==> flow/design.v <==
module aluDesign#(parameter W = 8, N = 4) (clk,rst,CE,MODE,CIN,INP_VALID,CMD,OPA,OPB, ERR,OV,COUT,G,L,E, RES);
    input clk,rst,CE,MODE,CIN;
    input [1:0] INP_VALID;
    input [N-1:0] CMD;
    input [W-1:0] OPA,OPB;
    output reg ERR,OV,COUT,G,L,E;
        output reg [2*W-1:0] RES;
        reg [2*W-1:0] res_comb;
    parameter INV_INP = 2'b00, OPA_VALID = 2'b01, OPB_VALID = 2'b10, OPA_AND_OPB_VALID = 2'b11;
    parameter SHIFT_W = $clog2(W);
    reg [W-1:0] opa_r,opb_r;
    reg [N-1:0] cmd_r;
    reg [1:0] valid_r;
    reg mode_r,cin_r;
    reg cout_comb,ov_comb,g_comb,l_comb,e_comb,err_comb;
    always@(posedge clk,posedge rst) begin
        if(rst) begin
            opa_r <= 0;
            opb_r <= 0;
            cmd_r <= 0;
            valid_r <= 0;
            cin_r <= 0;
            mode_r <= 0;
        end
        else if(CE) begin
            opa_r <= OPA;
            opb_r <= OPB;
            cmd_r <= CMD;
            valid_r <= INP_VALID;
            cin_r <= CIN;
            mode_r <= MODE;
       end
    end
    always@(*) begin
        if(CE) begin
            res_comb = 0;
            err_comb = 0;
            cout_comb = 0;
            ov_comb = 0;
            g_comb = 0;
            l_comb = 0;
            e_comb = 0;
            if(mode_r == 1) begin
                case(valid_r)
                    INV_INP : begin
                        res_comb = 0;
                        err_comb = 1;
                    end
                    OPA_VALID : begin
                        case(cmd_r)
                            4'b0100 : begin
                                res_comb = opa_r + 1;
                                cout_comb = res_comb[W];
                            end
                           4'b0101 : begin
                               res_comb = opa_r - 1;
                               ov_comb = res_comb[W];
                            end
                            default : err_comb = 1;
                        endcase
                    end
                    OPB_VALID : begin
                        case(cmd_r)
                            4'b0110 : begin
                                res_comb = opb_r + 1;
                                cout_comb = res_comb[W];
                            end
                            4'b0111 : begin
                                res_comb = opb_r - 1;
                                ov_comb = res_comb[W];
                            end
                            default : err_comb = 1;
                        endcase
                    end
                    OPA_AND_OPB_VALID : begin
                        case(cmd_r)
                            4'b0000 : begin
                                res_comb = opa_r + opb_r;
                                cout_comb = res_comb[W];
                            end
                            4'b0001 : begin
                                res_comb = opa_r - opb_r;
                                ov_comb = res_comb[W];
                            end
                            4'b0010 : begin
                                res_comb = opa_r + opb_r + cin_r;
                                cout_comb = res_comb[W];
                            end
                            4'b0011 : begin
                                res_comb = opa_r - opb_r - cin_r;
                                ov_comb = res_comb[W];
                            end
                            4'b1000 : begin
                                g_comb  = (opa_r > opb_r) ? 1:0;
                                l_comb = (opa_r < opb_r) ? 1:0;
                                e_comb = (opa_r == opb_r) ? 1:0;
                            end
                            4'b1001 : begin
                                res_comb = (opa_r + 1) * (opb_r + 1);
                            end
                            4'b1010 : begin
                                res_comb = (opa_r<<1) * (opb_r);
                            end
                            4'b1011 : begin
                                res_comb = $signed(opa_r) + $signed(opb_r);
                                ov_comb = (($signed(opa_r) > 0) && ($signed(opb_r) > 0) && ($signed(res_comb[W-1:0])<=0) || ($signed(opa_r) < 0) && ($signed(opb_r) < 0) && ($signed(res_comb[W-1:0]) >= 0));
                                g_comb  = ($signed(opa_r) > $signed(opb_r)) ? 1:0;
                                l_comb = ($signed(opa_r) < $signed(opb_r)) ? 1:0;
                                e_comb = ($signed(opa_r) == $signed(opb_r)) ? 1:0;
                            end
                            4'b1100 : begin
                                res_comb = $signed(opa_r) - $signed(opb_r);
                                ov_comb = (($signed(opa_r) > 0) && ($signed(opb_r) < 0) && ($signed(res_comb[W-1:0]) <= 0) || ($signed(opa_r) < 0) && ($signed(opb_r) > 0) && ($signed(res_comb[W-1:0]) >= 0));
                                g_comb  = ($signed(opa_r) > $signed(opb_r)) ? 1:0;
                                l_comb = ($signed(opa_r) < $signed(opb_r)) ? 1:0;
                                e_comb = ($signed(opa_r) == $signed(opb_r)) ? 1:0;
                            end
                            default : err_comb = 1;
                        endcase
                    end
                    default : err_comb = 1;
                endcase
            end
            else begin
                case(valid_r)
                    INV_INP : begin
                        res_comb = 0;
                        err_comb = 1;
                    end
                    OPA_VALID : begin
                        case(cmd_r)
                            4'b0110 : begin
                                res_comb = ~(opa_r);
                                res_comb[2*W-1 : 8] = 0;
                            end
                            4'b1000 : begin
                                res_comb = opa_r >> 1;
                            end
                            4'b1001 : begin
                                res_comb = opa_r << 1;
                            end
                            default : err_comb = 1;
                        endcase
                    end
                    OPB_VALID : begin
                        case(cmd_r)
                            4'b0111 : begin
                                res_comb = ~(opb_r);
                                res_comb[2*W-1 : 8] = 0;
                            end
                            4'b1010 : begin
                                res_comb = opb_r >> 1;
                            end
                            4'b1011 : begin
                                res_comb = opb_r << 1;
                            end
                            default : err_comb = 1;
                        endcase
                    end
                    OPA_AND_OPB_VALID : begin
                        case(cmd_r)
                            4'b0000 : begin
                                res_comb = opa_r & opb_r;
                            end
                            4'b0001 : begin
                                res_comb = ~(opa_r & opb_r);
                                res_comb[2*W-1 : 8] = 0;
                            end
                            4'b0010 : begin
                                res_comb = opa_r | opb_r;
                            end
                            4'b0011 : begin
                                res_comb = ~(opa_r | opb_r);
                                res_comb[2*W-1 : 8] = 0;
                            end
                            4'b0100 : begin
                                res_comb = opa_r ^ opb_r;
                            end
                            4'b0101 : begin
                                res_comb = ~(opa_r ^ opb_r);
                                res_comb[2*W-1 : 8] = 0;
                            end
                            4'b1100 : begin
                                if( |(opb_r[(W-1) : (SHIFT_W+1)])) begin
                                    err_comb = 1;
                                    res_comb = 0;
                                end
                                else
                                    res_comb = (opa_r << (opb_r[SHIFT_W-1:0])) | opa_r >> (W - (opb_r[SHIFT_W-1:0]));
                                    res_comb[2*W-1 : 8] = 0;
                            end
                            4'b1101 : begin
                                if( |(opb_r[(W-1) : (SHIFT_W+1)])) begin
                                    res_comb = 0;
                                    err_comb = 1;
                                end
                                else
                                    res_comb = (opa_r >> opb_r[SHIFT_W-1:0]) | opa_r << (W - opb_r[SHIFT_W-1:0]);
                                    res_comb[2*W-1 : 8] = 0;
                            end
                            default : err_comb = 1;
                        endcase
                    end
                    default : err_comb = 1;
                endcase
            end
        end
        else begin
           res_comb = 0;
           err_comb = 0;
           cout_comb = 0;
           ov_comb = 0;
           g_comb = 0;
           l_comb = 0;
           e_comb = 0;
        end
    end
    always@(posedge clk, posedge rst) begin
        if(rst) begin
            RES <= 0;
            COUT <= 0;
            OV <= 0;
            G <= 0;
            L <= 0;
            E <= 0;
            ERR  <= 0;
        end
        else if(CE) begin
            RES <= res_comb;
                COUT <= cout_comb;
                OV <= ov_comb;
                G <= g_comb;
                L <= l_comb;
                E <= e_comb;
                ERR  <= err_comb;
        end
    end
endmodule
From RTL to reports: aluDesign
Tool output for the design above, in the order of the flow.
Line numbers count from 1 in the design file above.
Library cell names are shortened.
The mark n/a stands for no value.
Set-up
  design top: aluDesign
  clock: clk
  library: sky130hd
  library corner: tt_025C_1v80

Word-level counts
Source: Yosys, flattened and elaborated, memories not mapped. Widths are those after wreduce. Registers that Yosys merges into a memory's read port (data or address) are not register bits. Print and check cells do not count.
Storage and ports
  register bits: 46
Operators by class
  add/sub/neg operators: 11
  multiply operators: 2
  $lt $le $gt $ge: 12
  equality and inequality tests: 18
  shift operators: 4
  muxes and demuxes: 48
  bitwise logic cells: 10
  reductions and logical operators: 22
Operator list (count)
  9-bit by 9-bit multiplier with 16-bit output: 1
  16-bit parallel mux with 8-bit select: 1
  16-bit parallel mux with 4-bit select: 2
  8-bit by 8-bit multiplier with 15-bit output: 1
  8-bit parallel mux with 8-bit select: 1
  16-bit parallel mux with 2-bit select: 2
  8-bit parallel mux with 3-bit select: 2
  8-bit inverter: 5
  8-bit by 32-bit left shift with 8-bit output: 1
  8-bit by 32-bit >> shifter with 8-bit output: 1
  4-bit equality test (second input constant): 6
  8-bit bitwise OR: 3
  1-bit 2-to-1 mux: 24
  1-bit parallel mux with 4-bit select: 5
  8-bit by 1-bit adder with 9-bit output (second input constant): 2
  8-bit by 1-bit subtractor with 9-bit output (second input constant): 2
  8-bit by 8-bit adder with 9-bit output: 2
  8-bit by 8-bit subtractor with 9-bit output: 2
  16-bit by 1-bit subtractor with 16-bit output: 1
  4-bit by 3-bit equality test with 1-bit output (second input constant): 4
  8-bit by 1-bit >= comparator with 1-bit output (second input constant): 2
  8-bit by 1-bit > comparator with 1-bit output (second input constant): 2
  8-bit by 1-bit <= comparator with 1-bit output (second input constant): 2
  8-bit by 1-bit < comparator with 1-bit output (second input constant): 2
  8-bit > comparator: 2
  8-bit < comparator: 2
  8-bit equality test: 2
  16-bit 2-to-1 mux: 1
Other operator kinds: 21; their cells: 44.

Depth
Depth = most cells in a row (Yosys ltp): at word level without a register or memory, in the mapped netlist without a sequential cell, where the memories' decode and read muxes count.
Logic depth
  depth after elaboration: 7
  ABC_AREA: 0
  gate-level depth with buffers: 25
  mapped depth without buffers: 21

Synthesis result
Yosys stat after the flow's synthesis: flattened, memories mapped to cells. It holds for the ABC_AREA given above (unset counts as 0); a run with the other value may have another netlist.
Cells by type
  fa_1: count 86, total area 1.72E+03 um^2
  ha_1: count 100, total area 1251.2 um^2
  dfrtp_1: count 46, total area 1.15E+03 um^2
  xnor2_1: count 72, total area 630.605 um^2
  nor2_1: count 152, total area 570.547 um^2
  inv_1: count 146, total area 548.026 um^2
  nand2_1: count 129, total area 484.214 um^2
  a21oi_1: count 78, total area 390.374 um^2
  o21ai_0: count 68, total area 340.326 um^2
  mux2i_1: count 19, total area 190.182 um^2
  nand3_1: count 36, total area 180.173 um^2
  xor2_1: count 19, total area 166.41 um^2
  clkbuf_1: count 43, total area 161.405 um^2
  nand2b_1: count 24, total area 150.144 um^2
  a22oi_1: count 19, total area 142.637 um^2
  nor3_1: count 27, total area 135.13 um^2
  o221ai_1: count 15, total area 131.376 um^2
  mux2_2: count 11, total area 123.869 um^2
Other cell types: 74; their cells: 284.
Mapped netlist
  cells in the netlist: 1374
  mapped area: 10598.9 um^2
  mapped flip-flops: 46
  buffer cells: 75

Path before layout
Source: OpenSTA report_checks on the synthesized netlist (no wires, ideal clock, input and output delay 20% of the period each), path of least setup slack; recovery checks are left aside. Register names are those of the netlist, which keeps one name where synthesis merged equal registers.
Timing path after synthesis
  path type: flip-flop to flip-flop
  start: register opb_r[1]
  end: register RES[14]
  clock period: 6.0 ns
  setup time: 0.083 ns
  data arrival time: 5.958 ns
  data required time: 5.917 ns
  setup slack: -0.042 ns
  path delay: 6.041 ns
  stages: 24
  path buffers: 4
  period reached after synthesis: 6.042 ns
"path delay" is the arrival time less input delay plus setup time.
"stages": output pins that drive a net of the path, with the launching flip-flop's if there is one; two outputs of one cell count as two.
"period reached after synthesis" is the clock period less the worst setup slack; recovery checks do not enter. This is arithmetic on one report: input and output delays are still those of the set period (20% each).
Between the ends stands the longest chain of elaborated cells between them, by number of cells; it is not shown to be the way that was timed. Of several equally long chains one is given.
Each line given opens the expression or statement behind the cell; cells for indexed reads and writes are added by Yosys, which also makes memories of some case tables.
On the way, after synthesis
  cell sequence: dfrtp_1 > clkinv_1 > clkbuf_1 > ha_1 > clkbuf_1 > clkbuf_1 > clkbuf_1 > nand2_1 > fa_1 > inv_1 > fa_1 > ha_1 > inv_1 > fa_1 > inv_1 > fa_1 > a21o_1 > a211oi_1 > o21ai_0 > a31o_2 > a21oi_1 > xor2_1 > o221a_2 > o21ai_0
  cells in the longest elaborated chain: 5
  elaborated cells between the ends (all ways): 12
Ends and longest elaborated chain, after synthesis
  start, declared: line 11  | reg [W-1:0] opa_r,opb_r;
  start, assigned: line 19  | opb_r <= 0;
  start, assigned: line 27  | opb_r <= OPB;
  8-bit by 1-bit adder with 9-bit output: line 99  | res_comb = (opa_r + 1) * (opb_r + 1);
  9-bit by 9-bit multiplier with 16-bit output: line 99
  16-bit parallel mux with 8-bit select: line 76  | case(cmd_r)
  16-bit parallel mux with 4-bit select: line 44  | case(valid_r)
  16-bit 2-to-1 mux: line 43  | if(mode_r == 1) begin
  end, assigned: line 220  | RES <= 0;
  end, assigned: line 229  | RES <= res_comb;
  end, declared: line 7  | output reg [2*W-1:0] RES;

Worst path after layout
Path of least setup slack in the final report of run 1 (OpenROAD, finished layout, wires in). Where an end is a register, its clock arrival counts in the times.
Timing path post-layout
  path type: flip-flop to flip-flop
  start: register opb_r[2]
  end: register RES[14]
  clock period: 10.3 ns
  setup time: 0.12 ns
  data arrival time: 6.68 ns
  data required time: 10.50 ns
  setup slack: 3.82 ns
  stages: 21
  path buffers: 1
Between the ends stands the longest chain of elaborated cells between them, by number of cells; it is not shown to be the way that was timed. Of several equally long chains one is given.
On the way, post-layout
  cell sequence: dfrtp_1 > buf_4 > and4_1 > nand4_1 > xnor2_1 > nand2b_1 > fa_1 > fa_1 > inv_1 > fa_1 > inv_1 > fa_1 > inv_1 > ha_1 > o21ai_0 > o21ai_0 > a31o_2 > a21oi_1 > xor2_1 > o221a_2 > o21ai_0
  cells in the longest elaborated chain: 5
  elaborated cells between the ends (all ways): 12
Ends and longest elaborated chain, post-layout
  start, declared: line 11  | reg [W-1:0] opa_r,opb_r;
  start, assigned: line 19  | opb_r <= 0;
  start, assigned: line 27  | opb_r <= OPB;
  8-bit by 1-bit adder with 9-bit output: line 99  | res_comb = (opa_r + 1) * (opb_r + 1);
  9-bit by 9-bit multiplier with 16-bit output: line 99
  16-bit parallel mux with 8-bit select: line 76  | case(cmd_r)
  16-bit parallel mux with 4-bit select: line 44  | case(valid_r)
  16-bit 2-to-1 mux: line 43  | if(mode_r == 1) begin
  end, assigned: line 220  | RES <= 0;
  end, assigned: line 229  | RES <= res_comb;
  end, declared: line 7  | output reg [2*W-1:0] RES;

Memo
Re: implementation data of aluDesign

Measured data: module aluDesign, platform sky130hd, 4 stored runs of the flow under differing settings, order arbitrary. Input and output delays are each 20% of the period that was set; the output load is 0.01 pF.
"achieved clock period (ns)" is the run's clock period less its worst setup slack. It is reckoned from that one timing run; input and output delays stay at 20% of the period that was set.
"worst setup path time (ns)" = time allowed to the worst setup path (clock period - input delay - output delay, where it has them) - its slack; a late launch clock adds to it, a late capture clock takes from it.

settings of run 1
{
  "CELL_PAD_IN_SITES_DETAIL_PLACEMENT": 2,
  "CORE_MARGIN": 6,
  "CORE_UTILIZATION": 16,
  "CTS_CLUSTER_DIAMETER": 373,
  "CTS_CLUSTER_SIZE": 75,
  "GPL_ROUTABILITY_DRIVEN": 0,
  "GPL_TIMING_DRIVEN": 1,
  "MAX_ROUTING_LAYER": "met4",
  "PLACE_DENSITY": 0.54,
  "SETUP_SLACK_MARGIN": 0.68,
  "SLEW_MARGIN": 20,
  "period_ns": 10.3,
  "CAP_MARGIN": 20
}
report of run 1
yosys chip area after synthesis (um^2): 10598.9
finish__design__die__area: 72562.9
finish__design__instance__area__stdcell: 12189.2
finish__design__instance__utilization: 0.1877
finish__timing__setup__ws: 3.823
finish__timing__setup__tns: 0.000
finish__timing__hold__ws: 0.506
achieved clock period (ns): 6.477
worst setup path time (ns): 6.48
worst setup path kind: flip-flop to flip-flop

settings of run 2
{
  "CORE_UTILIZATION": 40,
  "period_ns": 6.19,
  "CAP_MARGIN": 20,
  "CORE_MARGIN": 2,
  "SLEW_MARGIN": 20
}
report of run 2
yosys chip area after synthesis (um^2): 10598.9
finish__design__die__area: 27815.6
finish__design__instance__area__stdcell: 11791.3
finish__design__instance__utilization: 0.4525
finish__timing__setup__ws: 0.415
finish__timing__setup__tns: 0.000
finish__timing__hold__ws: 0.494
achieved clock period (ns): 5.775
worst setup path time (ns): 5.77
worst setup path kind: flip-flop to flip-flop

settings of run 3
{
  "CAP_MARGIN": 15,
  "CELL_PAD_IN_SITES_DETAIL_PLACEMENT": 2,
  "CELL_PAD_IN_SITES_GLOBAL_PLACEMENT": 2,
  "CORE_MARGIN": 6,
  "CORE_UTILIZATION": 16,
  "CTS_CLUSTER_DIAMETER": 214,
  "CTS_CLUSTER_SIZE": 75,
  "GPL_ROUTABILITY_DRIVEN": 0,
  "GPL_TIMING_DRIVEN": 0,
  "MAX_ROUTING_LAYER": "met4",
  "PLACE_DENSITY_LB_ADDON": 0.15,
  "SETUP_SLACK_MARGIN": 0.68,
  "SLEW_MARGIN": 20,
  "TNS_END_PERCENT": 5,
  "period_ns": 3.78
}
report of run 3
yosys chip area after synthesis (um^2): 10598.9
finish__design__die__area: 72562.9
finish__design__instance__area__stdcell: 14156.1
finish__design__instance__utilization: 0.2180
finish__timing__setup__ws: -1.695
finish__timing__setup__tns: -17.482
finish__timing__hold__ws: 0.496
achieved clock period (ns): 5.475
worst setup path time (ns): 5.48
worst setup path kind: flip-flop to flip-flop

settings of run 4
{
  "CELL_PAD_IN_SITES_DETAIL_PLACEMENT": 2,
  "CORE_MARGIN": 6,
  "CORE_UTILIZATION": 16,
  "CTS_CLUSTER_DIAMETER": 192,
  "CTS_CLUSTER_SIZE": 75,
  "GPL_ROUTABILITY_DRIVEN": 0,
  "GPL_TIMING_DRIVEN": 1,
  "MAX_ROUTING_LAYER": "met5",
  "PLACE_DENSITY": 0.54,
  "SETUP_SLACK_MARGIN": 0.58,
  "SLEW_MARGIN": 20,
  "period_ns": 10.3,
  "CAP_MARGIN": 20
}
report of run 4
yosys chip area after synthesis (um^2): 10598.9
finish__design__die__area: 72562.9
finish__design__instance__area__stdcell: 12189.2
finish__design__instance__utilization: 0.1877
finish__timing__setup__ws: 3.838
finish__timing__setup__tns: 0.000
finish__timing__hold__ws: 0.506
achieved clock period (ns): 6.462
worst setup path time (ns): 6.46
worst setup path kind: flip-flop to flip-flop
